==> flow/design.v <==
module incrementerby4(clk, en, rst, ld, ld_data, out);
    input clk, en, rst, ld;
    output reg [7:0] out;
    input [7:0] ld_data;
    always @(posedge clk) begin
        if (rst) begin
            out <= ld_data;
        end
        else if (ld) begin
            out <= ld_data;
        end 
        else if (en) begin
            out <= out + 4;
        end
    end
endmodule
module adder (a, b, out);
    input [7:0] a, b;
    output [7:0] out;
    assign out = a + b;    
endmodule
module adder12 (a, b, out);
    input [11:0] a, b;
    output [11:0] out;
    assign out = a + b;    
endmodule
module buffer_4 (clk, wr_en, wr_adr, wr_data, rd_adr, rd_data);
    parameter SIZE = 16;
    input clk, wr_en;
    input [7:0] wr_adr, rd_adr;
    input [31:0] wr_data;
    output [7:0] rd_data;
    reg [7:0] mem [0:SIZE-1];
    assign rd_data = mem[rd_adr];
    always @(posedge clk) begin
        if (wr_en) begin
            mem[wr_adr] <= wr_data[31 : 24];
            mem[wr_adr + 1] <= wr_data[23 : 16];
            mem[wr_adr + 2] <= wr_data[15 : 8];
            mem[wr_adr + 3] <= wr_data[7 : 0];
        end
    end
endmodule
module buffer_8 (clk, wr_en, wr_adr, wr_data, rd_adr, rd_data);
    parameter SIZE = 64;
    input clk, wr_en;
    input [7:0] wr_adr, rd_adr;
    input [31:0] wr_data;
    output [31:0] rd_data;
    reg [7:0] mem [0:SIZE-1];
    assign rd_data = {mem[rd_adr], mem[rd_adr + 1], mem[rd_adr + 2], mem[rd_adr + 3]};
    always @(posedge clk) begin
        if (wr_en) begin
            mem[wr_adr] <= wr_data[31 : 24];
            mem[wr_adr + 1] <= wr_data[23 : 16];
            mem[wr_adr + 2] <= wr_data[15 : 8];
            mem[wr_adr + 3] <= wr_data[7 : 0];
        end
    end
endmodule
module counter #(parameter MAX_COUNT = 16)(clk, rst, en, carry, count);
    input clk, rst, en;
    output reg carry;
    output reg [7:0] count;
    always @(posedge clk) begin
        if (rst) begin
            count <= 0;
        end
        else if (en) begin
            if (count == MAX_COUNT - 1) begin
                count <= 0;
            end
            else begin
                count <= count + 1;
            end
        end
    end
    assign carry = (count == MAX_COUNT - 1);
endmodule
module decoder (a, out);
    parameter N = 4;
    input [7:0] a;
    output reg [N-1:0] out;
    reg [N-1:0] i;
    always @(*) begin
        for (i = 0; i < N; i = i + 1) begin
            if (i == a) begin
                out[i] = 1;
            end
            else begin
                out[i] = 0;
            end
        end
    end
endmodule
module multiplier (a, b, out);
    input [7:0] a, b;
    wire [15:0] result;
    assign result = a * b;
    output [7:0] out;
    assign out = {result[15:8]};
endmodule
module mux2_1 (a, b, sel, out);
    input [7:0] a, b;
    input sel;
    output [7:0] out;
    assign out = sel ? a : b;
endmodule
module register1word(clk, en, rst, write_data, out);
    input clk, en, rst;
    input [11:0] write_data;
    output reg [11:0] out;
    always @(posedge clk) begin
        if (rst) begin
            out <= 0;
        end else if (en) begin
            out <= write_data;
        end
    end
endmodule
module register4word(clk, en, rst, addr, write_data, out);
    input clk, en, rst;
    input [7:0] addr;
    input [7:0] write_data;
    reg [7:0] data [0:3];
    output [31:0] out;
    always @(posedge clk) begin
        if (rst) begin
            data[0] <= 0;
            data[1] <= 0;
            data[2] <= 0;
            data[3] <= 0;
        end 
        else if (en) begin
            data[addr] <= write_data;
        end
    end
    assign out = {data[0], data[1], data[2], data[3]};
endmodule
module mac (clk, rst, rst_acc, acc_en, img_pixel, filter_value, out);
    input clk, rst, rst_acc, acc_en;
    input [7:0] img_pixel, filter_value;
    output [7:0] out;
    wire [11:0] acc_out, acc_in;
    wire [7:0] mult_res;
    multiplier mult(img_pixel, filter_value, mult_res);
    adder12 addr4({4'b0000, mult_res}, acc_out, acc_in);
    register1word acc(clk, acc_en, rst | rst_acc, acc_in, acc_out);
    assign out = acc_out[11:4];
endmodule
module PE (clk, rst, rst_acc, rst_res_reg, res_buffer_en, acc_en,
           img_pixel, filter_value, res_index, out);
    input clk, rst, rst_acc, rst_res_reg, acc_en, res_buffer_en;
    input [7:0] img_pixel, filter_value, res_index;
    output [31:0] out;
    wire [7:0] mac_out;
    mac mac1 (clk, rst, rst_acc, acc_en, img_pixel, filter_value, mac_out);
    register4word res_buffer(clk, res_buffer_en, rst | rst_res_reg, res_index, mac_out, out);
endmodule
module controller(clk, reset, start, co_cntr16_img, co_cntr4_filter, co_cntr_filters,
                 co_cntr43, co_row_cntr, co_col_cntr, co_cntr16, co_cntr_reg4, co_cntr13, cntr43_res,
                 rst, rst_acc, rst_res_reg, mem_en, cntr16_img_en, cntr_filters_en, cntr4_filter_en, wr_file, adr_sel, mem_offset_sel, filter_wr_en,
                 img_wr_en, row_cntr_en, col_cntr_en, cntr43_en, cntr16_en, img_slice_en, acc_en, cntr_reg4_en, res_buffer_en,
                 cntr13_en, inc_en, inc_ld, done);
    input clk, reset, start;
    output reg rst, mem_en, cntr16_img_en, cntr_filters_en, cntr4_filter_en, adr_sel, filter_wr_en, wr_file;
    output reg img_wr_en, row_cntr_en, col_cntr_en, cntr43_en, cntr16_en, img_slice_en, acc_en, cntr_reg4_en, res_buffer_en;
    output reg cntr13_en, inc_en, inc_ld, done, rst_acc, rst_res_reg;
    output reg[1:0] mem_offset_sel;
    input co_cntr16_img, co_cntr4_filter, co_cntr_filters, co_cntr43, co_row_cntr, co_col_cntr, co_cntr16, co_cntr_reg4, co_cntr13;
    input [7:0] cntr43_res;
    reg[3:0] ns;
    reg[3:0] ps;
    always @(*) begin
        case(ps)
            4'b0000:   ns <= ~start ? 4'b0000 : 4'b0001;
            4'b0001:   ns <= start ? 4'b0001 : 4'b0010;
            4'b0010:   ns <= ~co_cntr4_filter ? 4'b0010 : 4'b1011;
            4'b1011:   ns <= ~co_cntr_filters ? 4'b0010 : 4'b0011;
            4'b0011:   ns <= ~co_cntr16_img ? 4'b0011 : 4'b0100;
            4'b0100:   ns <= ~co_row_cntr ? 4'b0100 : 4'b0101;
            4'b0101:   ns <= ~co_cntr16 ? 4'b0101 : 4'b0110;
            4'b0110 :  ns <= (cntr43_res == 42 || co_cntr_reg4) ? 4'b0111 : 4'b1010;
            4'b0111 : ns <= co_cntr43 ? 4'b1001 : 4'b1010;
            4'b1010 : ns <= ~co_cntr13 ? 4'b0100 : 4'b1000;
            4'b1000 : ns <= 4'b0011; 
            4'b1001: ns <= 4'b0000;
            default: ns <= 4'b0000;
        endcase
    end
    always @(*) begin
        {rst, mem_en, cntr16_img_en, cntr_filters_en, cntr4_filter_en, adr_sel, filter_wr_en,
        img_wr_en, row_cntr_en, col_cntr_en, cntr43_en, cntr16_en, img_slice_en, acc_en,
        cntr_reg4_en, res_buffer_en, cntr13_en, inc_en, inc_ld, done, mem_offset_sel, wr_file, rst_acc, rst_res_reg} = 0;
        case(ps)
            4'b0001:begin  rst = 1; inc_ld = 1;   end
            4'b0010: begin cntr4_filter_en = 1; adr_sel = 1; filter_wr_en = 1; mem_offset_sel = 0; end
            4'b0011 : begin  cntr16_img_en = 1; img_wr_en = 1; mem_offset_sel = 1;  end
            4'b1011: begin cntr_filters_en = 1; end
            4'b0100: begin row_cntr_en = 1; img_slice_en = 1; end
            4'b0101: begin acc_en = 1; cntr16_en = 1; end
            4'b0110: begin cntr_reg4_en = 1; res_buffer_en = 1; rst_acc = 1;end
            4'b0111: begin mem_en = 1; cntr43_en = 1; mem_offset_sel = 2; rst_res_reg = 1; end
            4'b1010: begin col_cntr_en = 1; cntr13_en = 1; end
            4'b1000: begin inc_en = 1; end
            4'b1001: begin done = 1; wr_file = 1; end
        endcase
    end
    always @(posedge clk) begin
         if (reset)
             ps <= 4'b0000;
         else
             ps <= ns;
     end
endmodule
module datapath(clk, rst, x, y, z, rst_acc, rst_res_reg, mem_en, cntr16_img_en, cntr_filters_en,
          cntr4_filter_en, filter_wr_en, img_wr_en, cntr43_en, row_cntr_en,
          col_cntr_en, cntr16_en, img_slice_en, acc_en, cntr_reg4_en, res_buffer_en, cntr13_en,
          inc_en, inc_ld, wr_file, adr_sel, mem_offset_sel, co_cntr16_img,
          co_cntr4_filter, co_cntr_filters, co_cntr43, co_row_cntr, co_col_cntr, co_cntr16, co_cntr_reg4, co_cntr13, cntr43_res,
          mem_rd_adr, mem_rd_data, out_we, out_adr, out_data);
    parameter NUM_FILTERS = 4;
    input clk, rst, mem_en, cntr16_img_en, cntr_filters_en, cntr4_filter_en, adr_sel, filter_wr_en, wr_file;
    input img_wr_en, row_cntr_en, col_cntr_en, cntr43_en, cntr16_en, img_slice_en, acc_en, cntr_reg4_en, res_buffer_en;
    input cntr13_en, inc_en, inc_ld, rst_acc, rst_res_reg;
    input [1:0] mem_offset_sel;
    input [7:0] x,y,z;
    output co_cntr16_img, co_cntr4_filter, co_cntr_filters, co_cntr43, co_row_cntr, co_col_cntr, co_cntr16, co_cntr_reg4, co_cntr13;
    output [7:0] cntr43_res;
    output [7:0] mem_rd_adr;
    input [31:0] mem_rd_data;
    output out_we;
    output [7:0] out_adr;
    output [32*NUM_FILTERS-1:0] out_data;
    wire[NUM_FILTERS - 1: 0] filters_wr_en;
    wire [7:0] mem_wr_adr, mem_offset_out, cntr4_filter_res, cntr16_img_res, mem_cntr_res;
    wire [7:0] img_rd_adr, row_cntr_res, col_cntr_res, cntr16_res, img_slice_rd_data;
    wire [7:0] mult_res, cntr_reg4_res, cntr13_res, x_offset;
    wire [31:0] img_rd_data;
    wire [7:0] filters_rd_data[0:NUM_FILTERS-1], filter_adr, cntr_filters_res, mem_filter_adr;
    assign out_we = mem_en;
    assign out_adr = mem_wr_adr;
    assign mem_offset_out = (mem_offset_sel == 0) ? y :
                            (mem_offset_sel == 1) ? x_offset :
                            (mem_offset_sel == 2) ? z : 0;
    counter #(NUM_FILTERS) cntr_filters(clk, rst, cntr_filters_en, co_cntr_filters, cntr_filters_res);
    decoder #(NUM_FILTERS) dcdr(cntr_filters_res, filters_wr_en);
    counter #(4) cntr4_filter (clk, rst, cntr4_filter_en, co_cntr4_filter, cntr4_filter_res);
    counter #(16) cntr16_img (clk, rst, cntr16_img_en, co_cntr16_img, cntr16_img_res);
    mux2_1 mux(mem_filter_adr, cntr16_img_res, adr_sel, mem_cntr_res);
    adder addr1(mem_offset_out, mem_cntr_res, mem_rd_adr);
    adder addr5(cntr4_filter_res, cntr_filters_res << 2, mem_filter_adr);
    genvar i;
    generate
        for (i = 0; i < NUM_FILTERS; i = i + 1) begin : gen_filters
            buffer_4 filter_buffer(clk, filters_wr_en[i] & filter_wr_en, cntr4_filter_res << 2, mem_rd_data, cntr16_res, filters_rd_data[i]);
            PE pe(clk, rst, rst_acc, rst_res_reg, res_buffer_en, acc_en,
                  img_slice_rd_data, filters_rd_data[i], cntr_reg4_res, out_data[32*i +: 32]);
        end
    endgenerate
    buffer_8 img_buffer(clk, img_wr_en, cntr16_img_res << 2, mem_rd_data, img_rd_adr, img_rd_data);
    counter #(43) cntr43 (clk, rst, cntr43_en, co_cntr43, cntr43_res);
    adder addr2(cntr43_res, mem_offset_out, mem_wr_adr);
    counter #(4) row_cntr (clk, rst, row_cntr_en, co_row_cntr, row_cntr_res);
    counter #(13) col_cntr (clk, rst, col_cntr_en, co_col_cntr, col_cntr_res);
    adder addr3(row_cntr_res << 4, col_cntr_res, img_rd_adr);
    counter #(16) cntr16 (clk, rst, cntr16_en, co_cntr16, cntr16_res);
    buffer_4 img_slice(clk, img_slice_en, row_cntr_res << 2, img_rd_data, cntr16_res, img_slice_rd_data);
    counter #(4) cntr_reg4 (clk, rst, cntr_reg4_en, co_cntr_reg4, cntr_reg4_res);
    counter #(13) cntr13 (clk, rst, cntr13_en, co_cntr13, cntr13_res);
    incrementerby4 inc(clk, inc_en, rst, inc_ld, x, x_offset);
endmodule
module convolution(clk, reset, start, x, y, z, done, mem_rd_adr, mem_rd_data, out_we, out_adr, out_data);
    parameter NUM_FILTERS = 4;
    input clk, reset, start;
    output [7:0] mem_rd_adr;
    input [31:0] mem_rd_data;
    output out_we;
    output [7:0] out_adr;
    output [32*NUM_FILTERS-1:0] out_data;
    input [7:0] x, y, z;
    output done;
    wire rst, rst_acc, mem_en, cntr16_img_en, cntr_filters_en, cntr4_filter_en, adr_sel, filter_wr_en, rst_res_reg;
    wire img_wr_en, row_cntr_en, col_cntr_en, cntr43_en, cntr16_en, img_slice_en, acc_en, cntr_reg4_en, res_buffer_en;
    wire cntr13_en, inc_en, inc_ld, wr_file;
    wire [1:0] mem_offset_sel;
    wire co_cntr16_img, co_cntr4_filter, co_cntr_filters, co_cntr43, co_row_cntr, co_col_cntr, co_cntr16, co_cntr_reg4, co_cntr13;
    wire [7:0] cntr43_res;
    datapath #(NUM_FILTERS) dp(clk, rst, x, y, z, rst_acc, rst_res_reg, mem_en, cntr16_img_en, cntr_filters_en, cntr4_filter_en, filter_wr_en, img_wr_en, cntr43_en, row_cntr_en,
          col_cntr_en, cntr16_en, img_slice_en, acc_en, cntr_reg4_en, res_buffer_en, cntr13_en,
          inc_en, inc_ld, wr_file, adr_sel, mem_offset_sel, co_cntr16_img,
          co_cntr4_filter, co_cntr_filters, co_cntr43, co_row_cntr, co_col_cntr, co_cntr16, co_cntr_reg4, co_cntr13, cntr43_res,
          mem_rd_adr, mem_rd_data, out_we, out_adr, out_data);
    controller cu(clk, reset, start, co_cntr16_img, co_cntr4_filter, co_cntr_filters, co_cntr43, co_row_cntr, co_col_cntr,
                 co_cntr16, co_cntr_reg4, co_cntr13, cntr43_res,
                 rst, rst_acc, rst_res_reg, mem_en, cntr16_img_en, cntr_filters_en, cntr4_filter_en, wr_file, adr_sel, mem_offset_sel, filter_wr_en,
                 img_wr_en, row_cntr_en, col_cntr_en, cntr43_en, cntr16_en, img_slice_en, acc_en, cntr_reg4_en, res_buffer_en,
                 cntr13_en, inc_en, inc_ld, done);
endmodule
Appendix: tool output

From RTL to reports: convolution

Module convolution before and after one edit of its RTL, step after step.
"original" refers to lines of the RTL above, "edited" to lines of the edited file.
"change" is "edited" less "original", of the values as shown; "relative change" is that difference over "original", in percent.
Cell names lack the library's common part.
A cell with - has no value.

Top module: convolution
Clock input: clk
Standard-cell library: sky130hd
Timing corner: tt_025C_1v80

Edit of the RTL

The edit as a unified diff against the file above.
A script made this edit. It changes what the design does and was not meant as an optimisation.

```diff
@@ -271,8 +271,8 @@
     incrementerby4 inc(clk, inc_en, rst, inc_ld, x, x_offset);
 endmodule
-module convolution(clk, reset, start, x, y, z, done, mem_rd_adr, mem_rd_data, out_we, out_adr, out_data);
+module convolution(clk, reset, start, x, y, z, done, mem_rd_adr_pin, mem_rd_data, out_we, out_adr, out_data);
     parameter NUM_FILTERS = 4;
     input clk, reset, start;
-    output [7:0] mem_rd_adr;
+    output [7:0] mem_rd_adr_pin;
     input [31:0] mem_rd_data;
     output out_we;
@@ -281,4 +281,8 @@
     input [7:0] x, y, z;
     output done;
+    wire [7:0] mem_rd_adr;
+    reg [7:0] mem_rd_adr_ff;
+    always @(posedge clk) mem_rd_adr_ff <= mem_rd_adr;
+    assign mem_rd_adr_pin = mem_rd_adr_ff;
     wire rst, rst_acc, mem_en, cntr16_img_en, cntr_filters_en, cntr4_filter_en, adr_sel, filter_wr_en, rst_res_reg;
     wire img_wr_en, row_cntr_en, col_cntr_en, cntr43_en, cntr16_en, img_slice_en, acc_en, cntr_reg4_en, res_buffer_en;
```

Elaborated design

Source: Yosys, flattened and elaborated, memories not mapped. Widths are those after wreduce. Print and check cells do not count.
Yosys's memory passes give these memory sizes; they may raise the number of words (mostly to a power of two), join words into wider ones and drop unused or constant bits.

Bit counts:

| item                            | original | edited | change | relative change (%) |
| memory cells                    | 11       | 11     | 0      | 0.00 |
| register bits after elaboration | 132      | 140    | +8     | +6.06 |
| bits in writable memories       | 1,280    | 1,280  | 0      | 0.00 |
| elaborated cells                | 220      | 221    | +1     | +0.45 |
| output and inout bits           | 146      | 146    | 0      | 0.00 |
| input bits                      | 59       | 59     | 0      | 0.00 |
| bits in read-only memories      | 400      | 400    | 0      | 0.00 |

Cells by class:

| item                             | original | edited | change | relative change (%) |
| reductions and logical operators | 9        | 9      | 0      | 0.00 |
| multipliers                      | 4        | 4      | 0      | 0.00 |
| multiplexer cells                | 121      | 121    | 0      | 0.00 |
| add/sub/neg operators            | 30       | 30     | 0      | 0.00 |
| equal/unequal tests              | 24       | 24     | 0      | 0.00 |
| bitwise gates (word level)       | 6        | 6      | 0      | 0.00 |

Operator list:

| operator                                     | original | edited | change | relative change (%) |
| 2-to-1 mux 8 bit                             | 52       | 52     | 0      | 0.00 |
| 2-to-1 mux 4 bit                             | 34       | 34     | 0      | 0.00 |
| 2-to-1 mux 1 bit                             | 20       | 20     | 0      | 0.00 |
| adder 8 x 1 -> 8 bit with constant B         | 9        | 9      | 0      | 0.00 |
| 2-to-1 mux 2 bit                             | 9        | 9      | 0      | 0.00 |
| adder 4 x 2 -> 4 bit with constant B         | 4        | 4      | 0      | 0.00 |
| adder 6 x 2 -> 6 bit with constant B         | 4        | 4      | 0      | 0.00 |
| adder 8 x 12 -> 12 bit                       | 4        | 4      | 0      | 0.00 |
| AND 1 bit                                    | 4        | 4      | 0      | 0.00 |
| equality test 4 x 3 -> 1 bit with constant B | 4        | 4      | 0      | 0.00 |
| equality test 8 x 2 -> 1 bit with constant B | 4        | 4      | 0      | 0.00 |
| equality test 8 x 4 -> 1 bit with constant B | 4        | 4      | 0      | 0.00 |
| multiplier 8 x 8 -> 16 bit                   | 4        | 4      | 0      | 0.00 |
| 2-to-1 mux 6 bit                             | 4        | 4      | 0      | 0.00 |
| OR reduction 8 bit                           | 4        | 4      | 0      | 0.00 |
| adder 8 bit                                  | 3        | 3      | 0      | 0.00 |
| equality test 4 bit with constant B          | 3        | 3      | 0      | 0.00 |
| adder 4 x 1 -> 4 bit with constant B         | 2        | 2      | 0      | 0.00 |
| adder 6 x 1 -> 6 bit with constant B         | 2        | 2      | 0      | 0.00 |
| equality test 2 x 8 -> 1 bit with constant A | 2        | 2      | 0      | 0.00 |
| equality test 4 x 2 -> 1 bit with constant B | 2        | 2      | 0      | 0.00 |
| OR 1 bit                                     | 2        | 2      | 0      | 0.00 |
| adder 6 bit                                  | 1        | 1      | 0      | 0.00 |
| adder 8 x 3 -> 8 bit with constant B         | 1        | 1      | 0      | 0.00 |
| equality test 1 x 8 -> 1 bit with constant A | 1        | 1      | 0      | 0.00 |
| equality test 2 x 1 -> 1 bit with constant B | 1        | 1      | 0      | 0.00 |
| equality test 2 bit with constant B          | 1        | 1      | 0      | 0.00 |
| equality test 4 x 1 -> 1 bit with constant B | 1        | 1      | 0      | 0.00 |

The list need not be complete.

Longest topological paths

Depth = most cells in a row (Yosys ltp): at word level without a register or memory, in the mapped netlist without a sequential cell, where the memories' decode and read muxes count.

Logic depth:

| item                          | original | edited | change | relative change (%) |
| depth after elaboration       | 5        | 5      | 0      | 0.00 |
| ABC_AREA                      | 0        | 0      | -      | - |
| mapped depth                  | 39       | 37     | -2     | -5.13 |
| gate-level depth less buffers | 32       | 30     | -2     | -6.25 |

Synthesis result

Source: synth_stat.txt of the flow (Yosys; design flattened, memories mapped). It holds for the ABC_AREA given above (unset counts as 0); a run with the other value may have another netlist.

Cell types:

| cell type | original | edited | change | relative change (%) |
| nand2_1   | 203      | 117    | -86    | -42.36 |
| nand3_1   | 59       | 32     | -27    | -45.76 |
| and3_1    | 63       | 43     | -20    | -31.75 |
| buf_2     | 15       | 35     | +20    | +133.33 |
| clkbuf_1  | 185      | 167    | -18    | -9.73 |
| mux2_2    | 20       | 37     | +17    | +85.00 |
| buf_1     | 70       | 59     | -11    | -15.71 |
| mux2i_1   | 81       | 91     | +10    | +12.35 |
| a22o_1    | 0        | 10     | +10    | - |
| dfxtp_1   | 139      | 147    | +8     | +5.76 |
| inv_1     | 211      | 218    | +7     | +3.32 |
| nor2b_1   | 19       | 12     | -7     | -36.84 |
| or2_1     | 0        | 7      | +7     | - |
| or2_2     | 50       | 44     | -6     | -12.00 |
| buf_4     | 3        | 9      | +6     | +200.00 |
| xnor2_1   | 90       | 85     | -5     | -5.56 |
| xor2_1    | 60       | 65     | +5     | +8.33 |
| o21ai_0   | 58       | 53     | -5     | -8.62 |

The list need not be complete.

Synthesis totals:

| item                                | original | edited   | change | relative change (%) |
| flip-flops                          | 1,427    | 1,435    | +8     | +0.56 |
| standard cells after synthesis      | 4,638    | 4,558    | -80    | -1.72 |
| sequential part of the area (sq um) | 41,459.8 | 41,619.9 | +160.1 | +0.39 |
| synthesis area (sq um)              | 76,140.5 | 76,274.4 | +133.9 | +0.18 |

By module: a second synthesis without flattening, with its own total; a netlist apart from the flattened one above.

Unflattened totals:

| item                                            | original  | edited    | change | relative change (%) |
| cell total of the unflattened synthesis         | 11,758    | 11,766    | +8     | +0.07 |
| area total of the unflattened synthesis (sq um) | 118,486.1 | 118,646.3 | +160.2 | +0.14 |

Rows give one instance, submodules left out.

Modules, original:

| module                    | times used | cells | area (sq um) |
| buffer_8                  | 1          | 4,854 | 48,886.9 |
| buffer_4                  | 5          | 911   | 9,241.4 |
| multiplier                | 4          | 237   | 2,023.2 |
| register4word             | 4          | 74    | 1,260.0 |
| adder12                   | 4          | 59    | 503.0 |
| register1word             | 4          | 38    | 420.4 |
| counter #(MAX_COUNT=4)    | 4          | 41    | 374.1 |
| adder                     | 4          | 42    | 331.6 |
| controller                | 1          | 90    | 935.9 |
| counter #(MAX_COUNT=13)   | 2          | 41    | 385.4 |
| counter #(MAX_COUNT=16)   | 2          | 42    | 385.4 |
| incrementerby4            | 1          | 33    | 394.1 |
| counter #(MAX_COUNT=43)   | 1          | 41    | 384.1 |
| datapath #(NUM_FILTERS=4) | 1          | 26    | 234.0 |

original: Modules not listed: 5.

Modules, edited:

| module                    | times used | cells | area (sq um) |
| buffer_8                  | 1          | 4,854 | 48,886.9 |
| buffer_4                  | 5          | 911   | 9,241.4 |
| multiplier                | 4          | 237   | 2,023.2 |
| register4word             | 4          | 74    | 1,260.0 |
| adder12                   | 4          | 59    | 503.0 |
| register1word             | 4          | 38    | 420.4 |
| counter #(MAX_COUNT=4)    | 4          | 41    | 374.1 |
| adder                     | 4          | 42    | 331.6 |
| controller                | 1          | 90    | 935.9 |
| counter #(MAX_COUNT=13)   | 2          | 41    | 385.4 |
| counter #(MAX_COUNT=16)   | 2          | 42    | 385.4 |
| incrementerby4            | 1          | 33    | 394.1 |
| counter #(MAX_COUNT=43)   | 1          | 41    | 384.1 |
| datapath #(NUM_FILTERS=4) | 1          | 26    | 234.0 |

edited: Modules not listed: 5.

Timing after synthesis

Source: OpenSTA report_checks on the synthesized netlist (no wires, ideal clock, input and output delay 20% of the period each), path of least setup slack; recovery checks are left aside. Register names are those of the netlist, which keeps one name where synthesis merged equal registers.

Timing post-synthesis:

| item                                | original                                      | edited                                        | change | relative change (%) |
| kind                                | flip-flop to flip-flop                        | flip-flop to flip-flop                        | -      | - |
| start                               | register (no name shown)                      | register (no name shown)                      | -      | - |
| end                                 | register dp.gen_filters[3].pe.mac1.acc.out[8] | register dp.gen_filters[3].pe.mac1.acc.out[8] | -      | - |
| arrival time (ns)                   | 7.983                                         | 7.476                                         | -0.507 | -6.35 |
| delay of the path (ns)              | 8.111                                         | 7.604                                         | -0.507 | -6.25 |
| setup slack (ns)                    | 0.889                                         | 1.397                                         | +0.508 | - |
| clock period (ns)                   | 9.0                                           | 9.0                                           | 0.0    | 0.00 |
| required time (ns)                  | 8.872                                         | 8.872                                         | 0.000  | 0.00 |
| stages on the path                  | 38                                            | 35                                            | -3     | -7.89 |
| period reached after synthesis (ns) | 8.111                                         | 7.603                                         | -0.508 | -6.26 |

"delay of the path" is the arrival time less input delay plus setup time.
"stages on the path" counts driving pins, that of a launching flip-flop among them; a cell with two outputs on the path counts twice.
"period reached after synthesis" is the clock period less the worst setup slack; recovery checks do not enter. This is arithmetic on one report: input and output delays are still those of the set period (20% each).

On the way, post-synthesis, original:
Path through: dfxtp_1 buf_6 buf_6 buf_6 buf_6 buf_2 buf_2 mux4_2 nand2_1 nand2_1 o21ai_1 clkbuf_1 nor2_1 fa_1 inv_1 fa_1 fa_1 fa_1 [2 not listed] nand3_1 or4_1 a2111o_1 nand2_1 a21oi_1 xnor2_1 ha_1 inv_1 fa_1 nor2b_1 o21ai_0 a21boi_0 o21ai_0 a21boi_0 o21ai_0 a21oi_1 xnor2_1 nor2_1

Ends and longest elaborated chain, post-synthesis, original:

| item          | line | source |
| end, assigned | 115  | `out <= 0;` |
| end, assigned | 117  | `out <= write_data;` |
| end, declared | 112  | `output reg [11:0] out;` |

original: Chain of elaborated cells between the ends: none given.

On the way, post-synthesis, edited:
Path through: dfxtp_1 buf_6 buf_6 buf_4 buf_2 buf_2 mux4_2 mux2_2 o21ai_1 nor2_1 fa_1 inv_1 fa_1 inv_1 fa_1 inv_1 fa_1 inv_1 ha_1 a21o_1 a311oi_1 nor2_1 o31ai_1 xnor2_1 inv_1 fa_1 nor2b_1 o21ai_0 a21boi_0 o21ai_0 a21boi_0 o21ai_0 a21oi_1 xnor2_1 nor2_1

Ends and longest elaborated chain, post-synthesis, edited:

| item          | line | source |
| end, assigned | 115  | `out <= 0;` |
| end, assigned | 117  | `out <= write_data;` |
| end, declared | 112  | `output reg [11:0] out;` |

edited: Chain of elaborated cells between the ends: none given.

Timing after layout

Path of least setup slack in the final report of the runs of pair 1 (OpenROAD, finished layout, wires in). Where an end is a register, its clock arrival counts in the times.

Timing after layout:

| item               | original                                       | edited                                        | change | relative change (%) |
| kind               | flip-flop to flip-flop                         | flip-flop to flip-flop                        | -      | - |
| start              | register (no name shown)                       | register (no name shown)                      | -      | - |
| end                | register dp.gen_filters[3].pe.mac1.acc.out[10] | register dp.gen_filters[0].pe.mac1.acc.out[8] | -      | - |
| stages on the path | 33                                             | 30                                            | -3     | -9.09 |
| setup slack (ns)   | 0.90                                           | 0.81                                          | -0.09  | - |
| clock period (ns)  | 9.0                                            | 9.0                                           | 0.0    | 0.00 |
| required time (ns) | 9.65                                           | 9.65                                          | 0.00   | 0.00 |
| arrival time (ns)  | 8.75                                           | 8.83                                          | +0.08  | +0.91 |

On the way, after layout, original:
Path through: dfxtp_4 buf_4 mux4_2 nand2_1 nand2_1 o21ai_2 buf_4 nor2_1 fa_1 ha_1 inv_1 fa_1 fa_1 inv_1 ha_1 nand3_1 or4_1 a2111o_1 nand2_1 a21oi_1 xnor2_1 ha_1 inv_1 fa_1 nor2b_1 o21ai_0 a21boi_0 o21ai_0 a21boi_0 o21ai_0 a21oi_1 xnor2_1 nor2_1

Ends and longest elaborated chain, after layout, original:

| item          | line | source |
| end, assigned | 115  | `out <= 0;` |
| end, assigned | 117  | `out <= write_data;` |
| end, declared | 112  | `output reg [11:0] out;` |

original: Chain of elaborated cells between the ends: none given.

On the way, after layout, edited:
Path through: dfxtp_4 buf_4 mux4_2 mux2_2 o21ai_1 or2_2 fa_1 fa_1 inv_1 fa_1 inv_1 fa_1 inv_1 ha_1 a21oi_1 o21ai_0 inv_1 o21ai_1 and2_1 o21a_1 nor2_1 xnor2_1 ha_1 a21boi_0 o21ai_0 a21boi_0 o21ai_0 a21oi_1 xnor2_1 nor2_1

Ends and longest elaborated chain, after layout, edited:

| item          | line | source |
| end, assigned | 115  | `out <= 0;` |
| end, assigned | 117  | `out <= write_data;` |
| end, declared | 112  | `output reg [11:0] out;` |

edited: Chain of elaborated cells between the ends: none given.

Measured runs

Both versions went through the flow (Yosys, OpenROAD) with the same settings in each pair. Constraints: input delay and output delay 20% of the set period each, output load 0.01 pF.

Flow settings, pair 1:
period_ns: 9.0
CAP_MARGIN: 20
CORE_MARGIN: 2
CORE_UTILIZATION: 40
SLEW_MARGIN: 20

Measured results, pair 1:

| item                                    | original  | edited    | change | relative change (%) |
| std-cell area (final layout) (sq um)    | 86,965.9  | 87,460.1  | +494.2 | +0.57 |
| area of the synthesized netlist (sq um) | 76,140.5  | 76,274.4  | +133.9 | +0.18 |
| area of the die (sq um)                 | 193,855.0 | 194,194.0 | +339.0 | +0.17 |
| clock period achieved (ns)              | 8.097     | 8.188     | +0.091 | +1.12 |
| utilization after layout (%)            | 45.9      | 46.1      | +0.2   | - |
| setup slack of the critical path (ns)   | 0.903     | 0.812     | -0.091 | - |
| setup total negative slack (ns)         | 0.000     | 0.000     | 0.000  | - |
| power (µW)                              | 14,167    | 14,559    | +392   | +2.77 |
| worst hold slack after layout (ns)      | 0.494     | 0.496     | +0.002 | - |

Flow settings, pair 2:
CAP_MARGIN: 40
CELL_PAD_IN_SITES_DETAIL_PLACEMENT: 0
CELL_PAD_IN_SITES_GLOBAL_PLACEMENT: 3
CORE_ASPECT_RATIO: 0.66
CORE_UTILIZATION: 44
CTS_CLUSTER_DIAMETER: 87
GPL_ROUTABILITY_DRIVEN: 1
MIN_ROUTING_LAYER: met2
PLACE_DENSITY_LB_ADDON: 0.18
SETUP_SLACK_MARGIN: 1.61
period_ns: 11.6
CORE_MARGIN: 2
SLEW_MARGIN: 20

Measured results, pair 2:

| item                                    | original  | edited    | change | relative change (%) |
| std-cell area (final layout) (sq um)    | 86,984.7  | 87,408.8  | +424.1 | +0.49 |
| area of the synthesized netlist (sq um) | 76,140.5  | 76,274.4  | +133.9 | +0.18 |
| area of the die (sq um)                 | 176,462.0 | 176,768.0 | +306.0 | +0.17 |
| clock period achieved (ns)              | 8.530     | 8.447     | -0.083 | -0.97 |
| utilization after layout (%)            | 50.8      | 50.6      | -0.2   | - |
| setup slack of the critical path (ns)   | 3.070     | 3.153     | +0.083 | - |
| setup total negative slack (ns)         | 0.000     | 0.000     | 0.000  | - |
| power (µW)                              | 10,899    | 11,360    | +461   | +4.23 |
| worst hold slack after layout (ns)      | 0.487     | 0.499     | +0.012 | - |

"clock period achieved" is the run's clock period less its worst setup slack. It is reckoned from that one timing run; input and output delays stay at 20% of the period that was set.
"power": no workload was simulated; the value follows from the tool's default switching activity.
